==> flow/design.v <==
`timescale 1ns / 100ps
module top(
     input wire clk, reset,
     input wire start, si,
     output wire [3:0] an,
     output wire [7:0] sseg
    );
wire [4:0] dig3_in, dig2_in, dig1_in, dig0_in;
wire [4:0] dig3_out, dig2_out, dig1_out, dig0_out;
LF_counter top_unit
(.clk(clk), .reset(reset), .start(start), .si(si),
.dig3(dig3_in), .dig2(dig2_in), .dig1(dig1_in), .dig0(dig0_in));
my_register register_unit
(.clk(clk), .reset(reset), .data3_in(dig3_in), .data2_in(dig2_in), .data1_in(dig1_in), .data0_in(dig0_in), 
.data3_out(dig3_out), .data2_out(dig2_out), .data1_out(dig1_out), .data0_out(dig0_out));
seg7 seg7_unit
(.clk(clk), .reset(reset), .sseg(sseg), .an(an),
.in3(dig3_out), .in2(dig2_out), .in1(dig1_out), .in0(dig0_out));  
endmodule
`timescale 1ns / 100ps
module LF_counter(
     input wire clk, reset,
     input wire start, si,
     output wire [4:0] dig3, dig2, dig1, dig0
    );
reg [2:0] state_reg, state_next;
wire [15:0] prd;
wire [19:0] dvnd, dvsr, quo;
reg prd_start, div_start, b2b_start, adj_start;
wire prd_done_tick, div_done_tick, b2b_done_tick, adj_done_tick;
wire [3:0]  bcd10, bcd9, bcd8, bcd7, bcd6, bcd5, bcd4, bcd3, bcd2, bcd1, bcd0;
localparam [2:0] idle = 3'b000,
                 count = 3'b001,
                 frq = 3'b010,
                 b2b = 3'b011,
                 adjust = 3'b100;
counter counter_unit
(.clk(clk), .reset(reset), .start(prd_start), .si(si), .ready(),
.done_tick(prd_done_tick), .prd(prd));
division #(.W(20), .CBIT(6)) div_unit
(.clk(clk), .reset(reset), .start(div_start), .dvnd(dvnd), .dvsr(dvsr),
.quo(quo), .rmd(), .ready(), .done_tick(div_done_tick));
BCD b2b_unit
(.clk(clk), .reset(reset), .start(b2b_start), .bin(quo[19:0]), .ready(),
.done_tick(b2b_done_tick), .bcd10(bcd10), .bcd9(bcd9), .bcd8(bcd8), .bcd7(bcd7), .bcd6(bcd6), 
.bcd5(bcd5), .bcd4(bcd4),  .bcd3(bcd3), .bcd2(bcd2), .bcd1(bcd1), .bcd0(bcd0));
adjust adjust_unit
(.clk(clk), .reset(reset), .bcd10(bcd10), .bcd9(bcd9), .bcd8(bcd8), .bcd7(bcd7), .bcd6(bcd6),
.bcd5(bcd5), .bcd4(bcd4),  .bcd3(bcd3), .bcd2(bcd2), .bcd1(bcd1), .bcd0(bcd0), .done_tick(adj_done_tick), .start(adj_start),
.dig3(dig3), .dig2(dig2), .dig1(dig1), .dig0(dig0));
assign dvnd = 20'd1000000;  
assign dvsr =  prd;
always @(posedge clk)
  if (reset)
    state_reg <= idle;
  else
    state_reg <= state_next;
always @*
  begin
    state_next = state_reg;
    prd_start = 1'b0;
    div_start = 1'b0;
    b2b_start = 1'b0;
    adj_start = 1'b0;
      case (state_reg)
        idle: if (start) begin
              prd_start = 1'b1;
              state_next = count; end
        count: if (prd_done_tick) begin
               div_start = 1'b1;
               state_next = frq; end
        frq: if (div_done_tick) begin
             b2b_start = 1'b1;
             state_next = b2b; end
        b2b: if (b2b_done_tick) begin
             adj_start = 1'b1;
             state_next = adjust; end
        adjust: if (adj_done_tick)
                state_next = idle;
        default: state_next = idle;
      endcase
  end 
endmodule
`timescale 1ns / 100ps
module counter(
    input wire clk, reset,
    input wire start, si,
    output reg ready, done_tick,
    output wire [19:0] prd
    );
localparam [15:0] MAX_COUNTER_NUMBER = 50;  
reg [1:0] state_reg, state_next;
reg [6:0] t_reg, t_next;  
reg [19:0] p_reg, p_next;  
reg delay_reg;
wire edg;   
localparam [1:0] idle = 2'b00,
                 waite = 2'b01, 
                 count = 2'b10,
                 done = 2'b11;
always @(posedge clk)
  if (reset)
    begin
      state_reg <= idle;
      t_reg <= 0;
      p_reg <= 0;
      delay_reg <= 0;
    end
  else
    begin
      state_reg <= state_next;
      t_reg <= t_next;
      p_reg <= p_next;
      delay_reg <= si; 
    end
 assign edg = ~delay_reg & si;
always @*
  begin
    state_next = state_reg;
    ready = 1'b0;
    done_tick = 1'b0;
    t_next = t_reg;
    p_next = p_reg;
    case (state_reg)
      idle: begin ready = 1'b1;
              if (start == 1)
                state_next = waite;
            end
      waite: if (edg == 1) begin  
             state_next = count;
             t_next = 0;
             p_next = 0; end
      count: if (edg == 1)  
               state_next = done;
             else begin  
               t_next = t_reg + 1;
                 if (t_reg == MAX_COUNTER_NUMBER - 1) begin
                   t_next = 0;
                   p_next = p_reg + 1; end
               end
       done: begin done_tick = 1'b1;
               state_next = idle; end
       default: state_next = idle;
     endcase
  end
assign prd = p_reg;
endmodule
`timescale 1ns / 100ps
module division
#(
parameter W = 8,
         CBIT = 4  
 )
(
    input wire clk, reset,
    input wire start,
    input wire [W-1:0] dvsr, dvnd,
    output reg ready, done_tick,
    output wire [W-1:0] quo, rmd
    );
reg [1:0] state_reg, state_next;
reg [W-1:0] rh_reg, rh_next, rl_reg, rl_next, rh_tmp;
reg [W-1:0] d_reg, d_next;
reg [CBIT-1:0] n_reg, n_next;
reg q_bit;
localparam [1:0] idle = 2'b00,
                 op = 2'b01,
                 last = 2'b10,
                 done = 2'b11;
always @(posedge clk)
  if (reset)
    begin
      state_reg <= idle;
      rh_reg <= 0;
      rl_reg <= 0;
      n_reg <= 0;
      d_reg <= 0;
    end
  else
    begin
      state_reg <= state_next;
      rh_reg <= rh_next;
      rl_reg <= rl_next;
      d_reg <= d_next;
      n_reg <= n_next;
    end
always @*
  begin
    ready = 1'b0;
    done_tick = 1'b0;
    state_next = state_reg;
    n_next = n_reg;
    d_next = d_reg;
    rh_next = rh_reg;
    rl_next = rl_reg;
    case (state_reg)
      idle: begin ready = 1'b1;
              if (start) begin
                rh_next = 0;
                rl_next = dvnd;  
                d_next = dvsr;  
                n_next = W;  
                state_next = op; end end
      op: begin  
          rl_next = {rl_reg [W-2:0], q_bit};
          rh_next = {rh_tmp [W-2:0], rl_reg[W-1]};
          n_next = n_reg - 1;
            if (n_reg == 1) state_next = last;
          end
      last: begin
              rl_next = {rl_reg[W-2:0], q_bit};
              rh_next = rh_tmp;
              state_next = done; end
      done: begin 
              done_tick = 1'b1;
              state_next = idle; end
      default: state_next = idle;
   endcase
  end
always @*
  if (rh_reg >= d_reg) begin
    rh_tmp = rh_reg - d_reg;
    q_bit = 1'b1; end
  else begin
    rh_tmp = rh_reg;
    q_bit = 1'b0; end
assign quo = rl_reg;
assign rmd = rh_reg;
endmodule
`timescale 1ns / 100ps
module BCD(
    input wire [19:0] bin,
    input wire clk, reset, start,
    output reg ready, done_tick,
    output wire [3:0] bcd10, bcd9, bcd8, bcd7, bcd6, bcd5, bcd4, bcd3, bcd2, bcd1, bcd0
    );
reg [19:0] p2s_reg, p2s_next;  
reg [1:0] state_reg, state_next;
reg [3:0] bcd10_reg, bcd9_reg, bcd8_reg, bcd7_reg, bcd6_reg, bcd5_reg, bcd4_reg, bcd3_reg, bcd2_reg, bcd1_reg, bcd0_reg;
wire [3:0] bcd10_tmp, bcd9_tmp, bcd8_tmp, bcd7_tmp, bcd6_tmp, bcd5_tmp, bcd4_tmp, bcd3_tmp, bcd2_tmp, bcd1_tmp, bcd0_tmp;
reg [3:0] bcd10_next, bcd9_next, bcd8_next, bcd7_next, bcd6_next, bcd5_next, bcd4_next, bcd3_next, bcd2_next, bcd1_next, bcd0_next;
reg [6:0] n_reg, n_next;  
 localparam [1:0] idle = 2'b00,
                  op = 2'b01,
                  done = 2'b10;
always @(posedge clk)
  begin
    if (reset)
      begin
        p2s_reg <= 0;
        state_reg <= idle;
        n_reg <= 0;
        bcd10_reg <= 0;
        bcd9_reg <= 0;
        bcd8_reg <= 0;
        bcd7_reg <= 0;
        bcd6_reg <= 0;
        bcd5_reg <= 0;
        bcd4_reg <= 0;
        bcd3_reg <= 0;
        bcd2_reg <= 0;
        bcd1_reg <= 0;
        bcd0_reg <= 0;
      end
    else
      begin
         p2s_reg <= p2s_next;
         state_reg <= state_next;
         n_reg <= n_next;
         bcd10_reg <= bcd10_next;
         bcd9_reg <= bcd9_next;
         bcd8_reg <= bcd8_next;
         bcd7_reg <= bcd7_next;
         bcd6_reg <= bcd6_next;
         bcd5_reg <= bcd5_next;
         bcd4_reg <= bcd4_next;
         bcd3_reg <= bcd3_next;
         bcd2_reg <= bcd2_next;
         bcd1_reg <= bcd1_next;
         bcd0_reg <= bcd0_next;
       end
   end
always @*
  begin
    state_next = state_reg;
    p2s_next = p2s_reg;
    n_next = n_reg;
    bcd10_next = bcd10_reg;
    bcd9_next = bcd9_reg;
    bcd8_next = bcd8_reg;
    bcd7_next = bcd7_reg;
    bcd6_next = bcd6_reg;
    bcd5_next = bcd5_reg;
    bcd4_next = bcd4_reg;
    bcd3_next = bcd3_reg;
    bcd2_next = bcd2_reg;
    bcd1_next = bcd1_reg;
    bcd0_next = bcd0_reg;
    ready = 1'b0;
    done_tick = 1'b0;
      case (state_reg)
        idle: begin ready = 1'b1;
               if (start == 1'b1) begin
               state_next = op;
               n_next = 6'b010100;  
               bcd10_next = 0;
               bcd9_next = 0;
               bcd8_next = 0;
               bcd7_next = 0;
               bcd6_next = 0;
               bcd5_next = 0;
               bcd4_next = 0;
               bcd3_next = 0;
               bcd2_next = 0;
               bcd1_next = 0;
               bcd0_next = 0;
               p2s_next = bin; end end
        op: begin p2s_next = p2s_reg << 1;
            bcd0_next = {bcd0_tmp [2:0], p2s_reg [19]};
            bcd1_next = {bcd1_tmp [2:0], bcd0_tmp [3]};
            bcd2_next = {bcd2_tmp [2:0], bcd1_tmp [3]};
            bcd3_next = {bcd3_tmp [2:0], bcd2_tmp [3]};
            bcd4_next = {bcd4_tmp [2:0], bcd3_tmp [3]};
            bcd5_next = {bcd5_tmp [2:0], bcd4_tmp [3]};
            bcd6_next = {bcd6_tmp [2:0], bcd5_tmp [3]};
            bcd7_next = {bcd7_tmp [2:0], bcd6_tmp [3]};
            bcd8_next = {bcd8_tmp [2:0], bcd7_tmp [3]};
            bcd9_next = {bcd9_tmp [2:0], bcd8_tmp [3]};
            bcd10_next = {bcd10_tmp [2:0], bcd9_tmp [3]};
            n_next = n_reg - 1;
              if (n_next == 0)
                state_next = done;
            end
        done: begin done_tick = 1'b1;
              state_next = idle; end
        default: state_next = idle;
      endcase
  end
assign bcd0_tmp = (bcd0_reg > 4) ? bcd0_reg + 3 : bcd0_reg;
assign bcd1_tmp = (bcd1_reg > 4) ? bcd1_reg + 3 : bcd1_reg;
assign bcd2_tmp = (bcd2_reg > 4) ? bcd2_reg + 3 : bcd2_reg;
assign bcd3_tmp = (bcd3_reg > 4) ? bcd3_reg + 3 : bcd3_reg;
assign bcd4_tmp = (bcd4_reg > 4) ? bcd4_reg + 3 : bcd4_reg;
assign bcd5_tmp = (bcd5_reg > 4) ? bcd5_reg + 3 : bcd5_reg;
assign bcd6_tmp = (bcd6_reg > 4) ? bcd6_reg + 3 : bcd6_reg;
assign bcd7_tmp = (bcd7_reg > 4) ? bcd7_reg + 3 : bcd7_reg;
assign bcd8_tmp = (bcd8_reg > 4) ? bcd8_reg + 3 : bcd8_reg;
assign bcd9_tmp = (bcd9_reg > 4) ? bcd9_reg + 3 : bcd9_reg;
assign bcd10_tmp = (bcd10_reg > 4) ? bcd10_reg + 3 : bcd10_reg;
assign bcd10 = bcd10_reg;
assign bcd9 = bcd9_reg;
assign bcd8 = bcd8_reg;
assign bcd7 = bcd7_reg;
assign bcd6 = bcd6_reg;
assign bcd5 = bcd5_reg;
assign bcd4 = bcd4_reg;
assign bcd3 = bcd3_reg;
assign bcd2 = bcd2_reg;
assign bcd1 = bcd1_reg;
assign bcd0 = bcd0_reg;
endmodule
`timescale 1ns / 100ps
module adjust(
    input wire clk, reset,
    input wire start,
    input wire [3:0] bcd10, bcd9, bcd8, bcd7, bcd6, bcd5, bcd4, bcd3, bcd2, bcd1, bcd0,
    output wire [4:0] dig3, dig2, dig1, dig0,
    output reg done_tick, ready
    );
reg [1:0] state_reg, state_next;
reg [4:0] bcd10_reg, bcd9_reg, bcd8_reg, bcd7_reg, bcd6_reg, bcd5_reg, bcd4_reg, bcd3_reg, bcd2_reg, bcd1_reg, bcd0_reg;
reg [4:0] bcd10_next, bcd9_next, bcd8_next, bcd7_next, bcd6_next, bcd5_next, bcd4_next, bcd3_next, bcd2_next, bcd1_next, bcd0_next;
localparam [1:0] idle = 2'b00,
                 op = 2'b01,
                 done = 2'b10;
always @(posedge clk)
  if (reset)
    begin
      state_reg <= 0;
      bcd0_reg <= 0;
      bcd1_reg <= 0;
      bcd2_reg <= 0;
      bcd3_reg <= 0;
      bcd4_reg <= 0;
      bcd5_reg <= 0;
      bcd6_reg <= 0;
      bcd7_reg <= 0;
      bcd8_reg <= 0;
      bcd9_reg <= 0;
      bcd10_reg <= 0;
    end
  else
    begin
      state_reg <= state_next;
      bcd0_reg <= bcd0_next;
      bcd1_reg <= bcd1_next;
      bcd2_reg <= bcd2_next;
      bcd3_reg <= bcd3_next;
      bcd4_reg <= bcd4_next;
      bcd5_reg <= bcd5_next;
      bcd6_reg <= bcd6_next;
      bcd7_reg <= bcd7_next;
      bcd8_reg <= bcd8_next;
      bcd9_reg <= bcd9_next;
      bcd10_reg <= bcd10_next;
    end
always @*
  begin
    state_next = state_reg;
    bcd0_next = bcd0_reg;
    bcd1_next = bcd1_reg;
    bcd2_next = bcd2_reg;
    bcd3_next = bcd3_reg;
    bcd4_next = bcd4_reg;
    bcd5_next = bcd5_reg;
    bcd6_next = bcd6_reg;
    bcd7_next = bcd7_reg;
    bcd8_next = bcd8_reg;
    bcd9_next = bcd9_reg;
    bcd10_next = bcd10_reg;
    done_tick = 1'b0;
    ready = 1'b0;
      case (state_reg) idle: begin ready = 1'b1;
                               if (start == 1'b1) begin
                               bcd0_next = {1'b1, bcd0};
                               bcd1_next = {1'b0, bcd1};
                               bcd2_next = {1'b0, bcd2};
                               bcd3_next = {1'b0, bcd3};
                               bcd4_next = {1'b0, bcd4};
                               bcd5_next = {1'b0, bcd5};
                               bcd6_next = {1'b0, bcd6};
                               bcd7_next = {1'b0, bcd7};
                               bcd8_next = {1'b0, bcd8};
                               bcd9_next = {1'b0, bcd9};
                               bcd10_next = {1'b0, bcd10};
                               state_next = op; end
                             else state_next = idle; end
                       op: if (bcd10_next == 0) begin
                             {bcd10_next, bcd9_next, bcd8_next, bcd7_next, bcd6_next, bcd5_next, bcd4_next, bcd3_next, bcd2_next, bcd1_next, bcd0_next} =
                             {bcd10_next, bcd9_next, bcd8_next, bcd7_next, bcd6_next, bcd5_next, bcd4_next, bcd3_next, bcd2_next, bcd1_next, bcd0_next} << 5;
                             end
                           else
                             state_next = done;
                      done: begin done_tick = 1'b1;
                            state_next = idle; end
                      default: state_next = idle;
        endcase
  end
assign dig3 = bcd10_reg;
assign dig2 = bcd9_reg;
assign dig1 = bcd8_reg;
assign dig0 = bcd7_reg; 
endmodule
`timescale 1ns / 100ps
module my_register(
    input wire clk, reset,
    input wire [4:0] data3_in, data2_in, data1_in, data0_in,
    output reg [4:0] data3_out, data2_out, data1_out, data0_out
    );
always @(posedge clk)
  if (reset)
    begin
      data3_out <= 0; 
      data2_out <= 0;  
      data1_out <= 0;  
      data0_out <= 0;
    end
  else
    begin
      data3_out <= data3_in;   
      data2_out <= data2_in; 
      data1_out <= data1_in; 
      data0_out <= data0_in;   
    end
endmodule
`timescale 1ns / 100ps
module seg7(
    input wire clk, reset,
    input wire [4:0] in3, in2, in1, in0,
    output reg [3:0] an,  
    output reg [7:0] sseg  
    );
localparam N = 18;
reg [N-1:0] q_reg;
wire [N-1:0] q_next;
reg [3:0] hex_in;
wire [3:0] digit3, digit2, digit1, digit0;
wire  dot3, dot2, dot1, dot0;
reg dot;
assign digit3 = in3 [3:0];
assign digit2 = in2 [3:0];
assign digit1 = in1 [3:0];
assign digit0 = in0 [3:0];
assign dot3 = in3 [4];
assign dot2 = in2 [4];
assign dot1 = in1 [4];
assign dot0 = in0 [4];
always @(posedge clk)
  if (reset)
    q_reg <= 0; 
  else
    q_reg <= q_next;
assign q_next = q_reg + 1;
always @*
begin
  case (q_reg[N-1:N-2])
    2'b00:
      begin
        an = 4'b1110;
        hex_in = digit0;
        dot = dot0;
      end
    2'b01:
      begin
        an = 4'b1101;
        hex_in = digit1;
        dot = dot1;
      end
    2'b10:
      begin
        an = 4'b1011;
        hex_in = digit2;
        dot = dot2;
      end
    default:
      begin
        an = 4'b0111;
        hex_in = digit3;
        dot = dot3;
      end
    endcase
end
always @*
  begin
    case (hex_in)
      4'h0: sseg [6:0] = 7'b1111110;
      4'h1: sseg [6:0] = 7'b0110000;
      4'h2: sseg [6:0] = 7'b1101101;
      4'h3: sseg [6:0] = 7'b1111001;
      4'h4: sseg [6:0] = 7'b0110011;
      4'h5: sseg [6:0] = 7'b1011011;
      4'h6: sseg [6:0] = 7'b1011111;
      4'h7: sseg [6:0] = 7'b1110000;
      4'h8: sseg [6:0] = 7'b1111111;
      4'h9: sseg [6:0] = 7'b1111011;
      4'ha: sseg [6:0] = 7'b1110111;
      4'hb: sseg [6:0] = 7'b0011111;
      4'hc: sseg [6:0] = 7'b1001110;
      4'hd: sseg [6:0] = 7'b0111101;
      4'he: sseg [6:0] = 7'b1001111;
      default: sseg [6:0] =  7'b1000111;  
    endcase
    sseg[7] = dot;
  end
endmodule
---- Reports on top ----
What the tools print for top, step after step.
Line numbers count from 1 in the design file above.
Operators: Yosys type, input widths -> output width; for muxes data width and select width s.
Cell names lack the library's common part.
The mark -- stands for no value.
design
  top ..................................... top
  clock port .............................. clk
  library ................................. sky130hd
  corner .................................. tt_025C_1v80

---- Word level ----
Yosys after proc, flatten, opt, wreduce and memory -nomap, before mapping. Memory bits, and registers merged into a memory's read port (data or address), are not among the register bits. Print and check cells are not counted. Equal cells are merged and count once.
Yosys's memory passes give these memory sizes; they may raise the number of words (mostly to a power of two), join words into wider ones and drop unused or constant bits.
cells by class
  $add $sub $neg .......................... 17
  order comparisons ....................... 12
  equality and inequality tests ........... 36
  mux-type cells .......................... 112
  bitwise logic cells ..................... 6
  reductions and logical operators ........ 28
operators by type and width
  operator               number
  $mux 20                9
  $pmux 20 s2            3
  $pmux 5 s2             11
  $mux 5                 22
  $pmux 4 s2             11
  $pmux 20 s3            1
  $gt 4x3->1 const B     11
  $mux 4                 11
  $add 4x2->4 const B    10
  $pmux 7 s2             2
  $mux 7                 4
  $ne 2x2->1 const B     12
  $pmux 4 s3             2
  $add 20x1->20 const B  1
  $sub 20x20->20         1
  $ge 20x20->1           1
  $add 18x1->18 const B  1
  $mux 3                 6
  $pmux 2 s4             2
  $mux 2                 8
  $pmux 3 s5             1
  $eq 2x2->1 const B     7
  $ne 2x1->1 const B     6
  $reduce_and 2->1       6
  $reduce_and 3->1       4
  $pmux 6 s2             1
  $mux 1                 12
  $eq 2x1->1 const B     5
Not listed: further kinds 24, cells in them 40.
word-level totals
  bits in registers ....................... 269
  bits in read-only memories .............. 112
  memories ................................ 1
  output and inout bits ................... 12
  word-level cells ........................ 254
memories
  name             depth  bits a word  rd ports  write ports  RTL line  RTL
  (no name shown)  16     7            1         0            535       case (hex_in)

---- Longest topological paths ----
Yosys ltp: most cells in a row. Word level: on the elaborated netlist, between registers, memories and ports. Mapped: between sequential cells and ports; inverters and the memories' decode and read muxes count.
depth
  depth after elaboration ................. 7
  ABC_AREA ................................ 1
  mapped depth ............................ 17
  mapped depth without buffers ............ 16

---- Synthesis result ----
Yosys stat after the flow's synthesis: flattened, memories mapped to cells. It holds for the ABC_AREA given above (unset counts as 0); a run with the other value may have another netlist.
cells by type
  cell type  number  area in all (um^2)
  dfxtp_1    269     5.39E+03
  nand2_1    438     1.64E+03
  inv_1      254     953.414
  a21oi_1    185     925.888
  o21ai_0    145     725.696
  nor2_1     170     638.112
  nand3_1    107     535.514
  ha_1       42      525.504
  a31oi_1    49      306.544
  clkbuf_1   56      210.202
  nor3_1     33      165.158
  o211ai_1   17      127.622
  nand4_1    20      125.12
  nand2_2    18      112.608
  nand2_4    10      112.608
  xnor2_1    11      96.342
  xor2_1     10      87.584
  buf_2      17      85.082
Other cell types: 31; their cells: 92.
synthesis totals
  mapped cells ............................ 1943
  chip area (Yosys) ....................... 0.0134854 mm^2
  sequential area ......................... 0.0053852 mm^2
  flip-flops .............................. 269
  buffer cells ............................ 84

---- Worst setup path after synthesis ----
Source: OpenSTA report_checks on the synthesized netlist (no wires, ideal clock, input and output delay 20% of the period each), path of least setup slack; recovery checks are left aside. Register names are those of the netlist, which keeps one name where synthesis merged equal registers.
timing path after synthesis
  path kind ............................... register to output
  from .................................... register seg7_unit.q_reg[17]
  to ...................................... output sseg[3]
  period .................................. 10000 ps
  external output delay ................... 2000 ps
  launch time at the first pin ............ 0 ps
  data arrival time ....................... 1885 ps
  data required time ...................... 8000 ps
  setup slack ............................. 6115 ps
  path delay .............................. 1885 ps
  stages on the path ...................... 10
  buffers on the path ..................... 1
  synthesis period reached ................ 3885 ps
"path delay" is the arrival time less input delay plus setup time.
A path that ends at an output port has no setup time.
"stages on the path": output pins that drive a net of the path, with the launching flip-flop's if there is one; two outputs of one cell count as two.
"synthesis period reached" is the clock period less the worst setup slack; recovery checks do not enter. This is arithmetic on one report: input and output delays are still those of the set period (20% each).
The rows between start and end are the longest chain of elaborated cells between them; the timing report does not say that the signal goes this way. Where chains are equally long, one stands for them.
Each line given opens the expression or statement behind the cell; cells for indexed reads and writes are added by Yosys, which also makes memories of some case tables.
The chain passes a memory read, where the word-level depth is cut; so it can be longer than that depth.
on the way, after synthesis
  cell sequence ........................... dfxtp_1 buf_2 nand2_1 o21ai_0 inv_1 ha_1 nand2_1 nand2_1 a21oi_1 a31oi_1
  length of the longest elaborated chain .. 3
  elaborated cells on any way between the ends .. 5
  source lines of those cells ............. 2
  classes of those cells .................. eq/ne: 2; mux: 1; reduce/logical: 1; memory: 1
RTL lines, path after synthesis
  what           RTL line  RTL
  from (decl)    484       reg [N-1:0] q_reg;
  from (assign)  500       q_reg <= 0;
  from (assign)  502       q_reg <= q_next;
  $eq 2x2->1     506       case (q_reg[N-1:N-2])
  $pmux 4 s3     506
  $mem_v2 16x7   535       case (hex_in)
  to (decl)      6         output wire [7:0] sseg
Nets of the timed path that keep an RTL name, with a line that drives or declares them; the list need not be complete.
named nets, after synthesis
  net    RTL line
  an[3]  506

---- Path in the finished layout ----
Path of least setup slack in the final report of job 1 (OpenROAD, finished layout, wires in). Where an end is a register, its clock arrival counts in the times.
The path's times are printed in steps of 10 ps; the period is the one set.
timing path after layout
  path kind ............................... register to output
  from .................................... register seg7_unit.q_reg[16]
  to ...................................... output sseg[3]
  period .................................. 10000 ps
  external output delay ................... 2000 ps
  launch time at the first pin ............ 530 ps
  data arrival time ....................... 3260 ps
  data required time ...................... 8000 ps
  setup slack ............................. 4740 ps
  stages on the path ...................... 10
  buffers on the path ..................... 1
The rows between start and end are the longest chain of elaborated cells between them; the timing report does not say that the signal goes this way. Where chains are equally long, one stands for them.
The chain passes a memory read, where the word-level depth is cut; so it can be longer than that depth.
on the way, after layout
  cell sequence ........................... dfxtp_1 nand2_1 o21ai_0 inv_1 ha_1 nand2_1 nand2_1 a21oi_1 a31oi_1 clkdlybuf4s50_1
  length of the longest elaborated chain .. 3
  elaborated cells on any way between the ends .. 5
  source lines of those cells ............. 2
  classes of those cells .................. eq/ne: 2; mux: 1; reduce/logical: 1; memory: 1
RTL lines, path after layout
  what           RTL line  RTL
  from (decl)    484       reg [N-1:0] q_reg;
  from (assign)  500       q_reg <= 0;
  from (assign)  502       q_reg <= q_next;
  $eq 2x2->1     506       case (q_reg[N-1:N-2])
  $pmux 4 s3     506
  $mem_v2 16x7   535       case (hex_in)
  to (decl)      6         output wire [7:0] sseg

Hand-over note for top

Measured data: module top, platform sky130hd, 5 stored runs of the flow under differing settings, order arbitrary. Input and output delays are each 20% of the period that was set; the output load is 0.01 pF.
"period achieved": clock period set for the run, less the worst setup slack. It is reckoned from that one timing run; input and output delays stay at 20% of the period that was set.
"critical path time": the worst setup path's part of the clock period (all of it between registers, 20% less for each end at a port) less its slack. A launch clock that arrives late makes it longer, a capture clock that arrives late makes it shorter.
"total power after layout": no workload was simulated; the value follows from the tool's default switching activity.
"critical path time" is given in steps of 10 ps.

---- job 1 ----
settings
  ABC_AREA = 1
  CAP_MARGIN = 30
  CORE_ASPECT_RATIO = 0.74
  CORE_UTILIZATION = 25
  GPL_ROUTABILITY_DRIVEN = 0
  HOLD_SLACK_MARGIN = 0.19
  MAX_ROUTING_LAYER = met4
  PLACE_DENSITY_LB_ADDON = 0.02
  SETUP_SLACK_MARGIN = -0.08
  SLEW_MARGIN = 35
  period_ns = 10.0
  CORE_MARGIN = 2
results
  Yosys chip area after synthesis ......... 0.0134854 mm^2
  die footprint ........................... 0.0558364 mm^2
  standard-cell area after layout ......... 0.0154436 mm^2
  utilization in the final report ......... 28.9 %
  worst setup slack after layout .......... 4738 ps
  final setup TNS ......................... 0 ps
  worst hold slack in the final report .... 432 ps
  total power after layout ................ 2.638 mW
  period achieved ......................... 5262 ps
  critical path time ...................... 3260 ps
  worst setup path kind ................... register to output

---- job 2 ----
settings
  ABC_AREA = 1
  CAP_MARGIN = 5
  CELL_PAD_IN_SITES_DETAIL_PLACEMENT = 2
  CELL_PAD_IN_SITES_GLOBAL_PLACEMENT = 3
  CORE_MARGIN = 8
  CORE_UTILIZATION = 40
  CTS_CLUSTER_SIZE = 99
  HOLD_SLACK_MARGIN = 0.26
  MAX_ROUTING_LAYER = met4
  MIN_ROUTING_LAYER = met2
  PLACE_DENSITY = 0.83
  SETUP_SLACK_MARGIN = 0.97
  TNS_END_PERCENT = 30
  period_ns = 4.67
  SLEW_MARGIN = 20
results
  Yosys chip area after synthesis ......... 0.0134854 mm^2
  die footprint ........................... 0.0398442 mm^2
  standard-cell area after layout ......... 0.0151733 mm^2
  utilization in the final report ......... 45.5 %
  worst setup slack after layout .......... 1049 ps
  final setup TNS ......................... 0 ps
  worst hold slack in the final report .... 445 ps
  total power after layout ................ 5.724 mW
  period achieved ......................... 3621 ps
  critical path time ...................... 2690 ps
  worst setup path kind ................... register to output

---- job 3 ----
settings
  ABC_AREA = 1
  CAP_MARGIN = 30
  CORE_ASPECT_RATIO = 0.74
  CORE_UTILIZATION = 25
  GPL_ROUTABILITY_DRIVEN = 0
  HOLD_SLACK_MARGIN = 0.19
  MAX_ROUTING_LAYER = met4
  PLACE_DENSITY_LB_ADDON = 0.25
  SETUP_SLACK_MARGIN = -0.08
  SLEW_MARGIN = 35
  period_ns = 3.01
  CORE_MARGIN = 2
results
  Yosys chip area after synthesis ......... 0.0134854 mm^2
  die footprint ........................... 0.0558364 mm^2
  standard-cell area after layout ......... 0.015595 mm^2
  utilization in the final report ......... 29.1 %
  worst setup slack after layout .......... 81 ps
  final setup TNS ......................... 0 ps
  worst hold slack in the final report .... 342 ps
  total power after layout ................ 8.811 mW
  period achieved ......................... 2929 ps
  critical path time ...................... 2330 ps
  worst setup path kind ................... register to output

---- job 4 ----
settings
  CAP_MARGIN = 15
  CELL_PAD_IN_SITES_DETAIL_PLACEMENT = 2
  CORE_UTILIZATION = 32
  CTS_CLUSTER_SIZE = 99
  HOLD_SLACK_MARGIN = 0.26
  MAX_ROUTING_LAYER = met5
  SETUP_SLACK_MARGIN = 0.97
  period_ns = 4.67
  CORE_MARGIN = 2
  SLEW_MARGIN = 20
results
  Yosys chip area after synthesis ......... 0.0126784 mm^2
  die footprint ........................... 0.0412273 mm^2
  standard-cell area after layout ......... 0.0144351 mm^2
  utilization in the final report ......... 37.1 %
  worst setup slack after layout .......... 985 ps
  final setup TNS ......................... 0 ps
  worst hold slack in the final report .... 462 ps
  total power after layout ................ 4.940 mW
  period achieved ......................... 3685 ps
  critical path time ...................... 2750 ps
  worst setup path kind ................... register to output

---- job 5 ----
settings
  ABC_AREA = 1
  CAP_MARGIN = 5
  CELL_PAD_IN_SITES_DETAIL_PLACEMENT = 2
  CELL_PAD_IN_SITES_GLOBAL_PLACEMENT = 1
  CORE_UTILIZATION = 40
  CTS_CLUSTER_SIZE = 99
  HOLD_SLACK_MARGIN = 0.26
  MAX_ROUTING_LAYER = met5
  MIN_ROUTING_LAYER = met2
  PLACE_DENSITY = 0.43
  SETUP_SLACK_MARGIN = 0.97
  TNS_END_PERCENT = 30
  period_ns = 4.67
  CORE_MARGIN = 2
  SLEW_MARGIN = 20
results
  Yosys chip area after synthesis ......... 0.0134854 mm^2
  die footprint ........................... 0.0351975 mm^2
  standard-cell area after layout ......... 0.0150482 mm^2
  utilization in the final report ......... 45.1 %
  worst setup slack after layout .......... 966 ps
  final setup TNS ......................... 0 ps
  worst hold slack in the final report .... 449 ps
  total power after layout ................ 5.440 mW
  period achieved ......................... 3704 ps
  critical path time ...................... 2770 ps
  worst setup path kind ................... register to output

End of note.
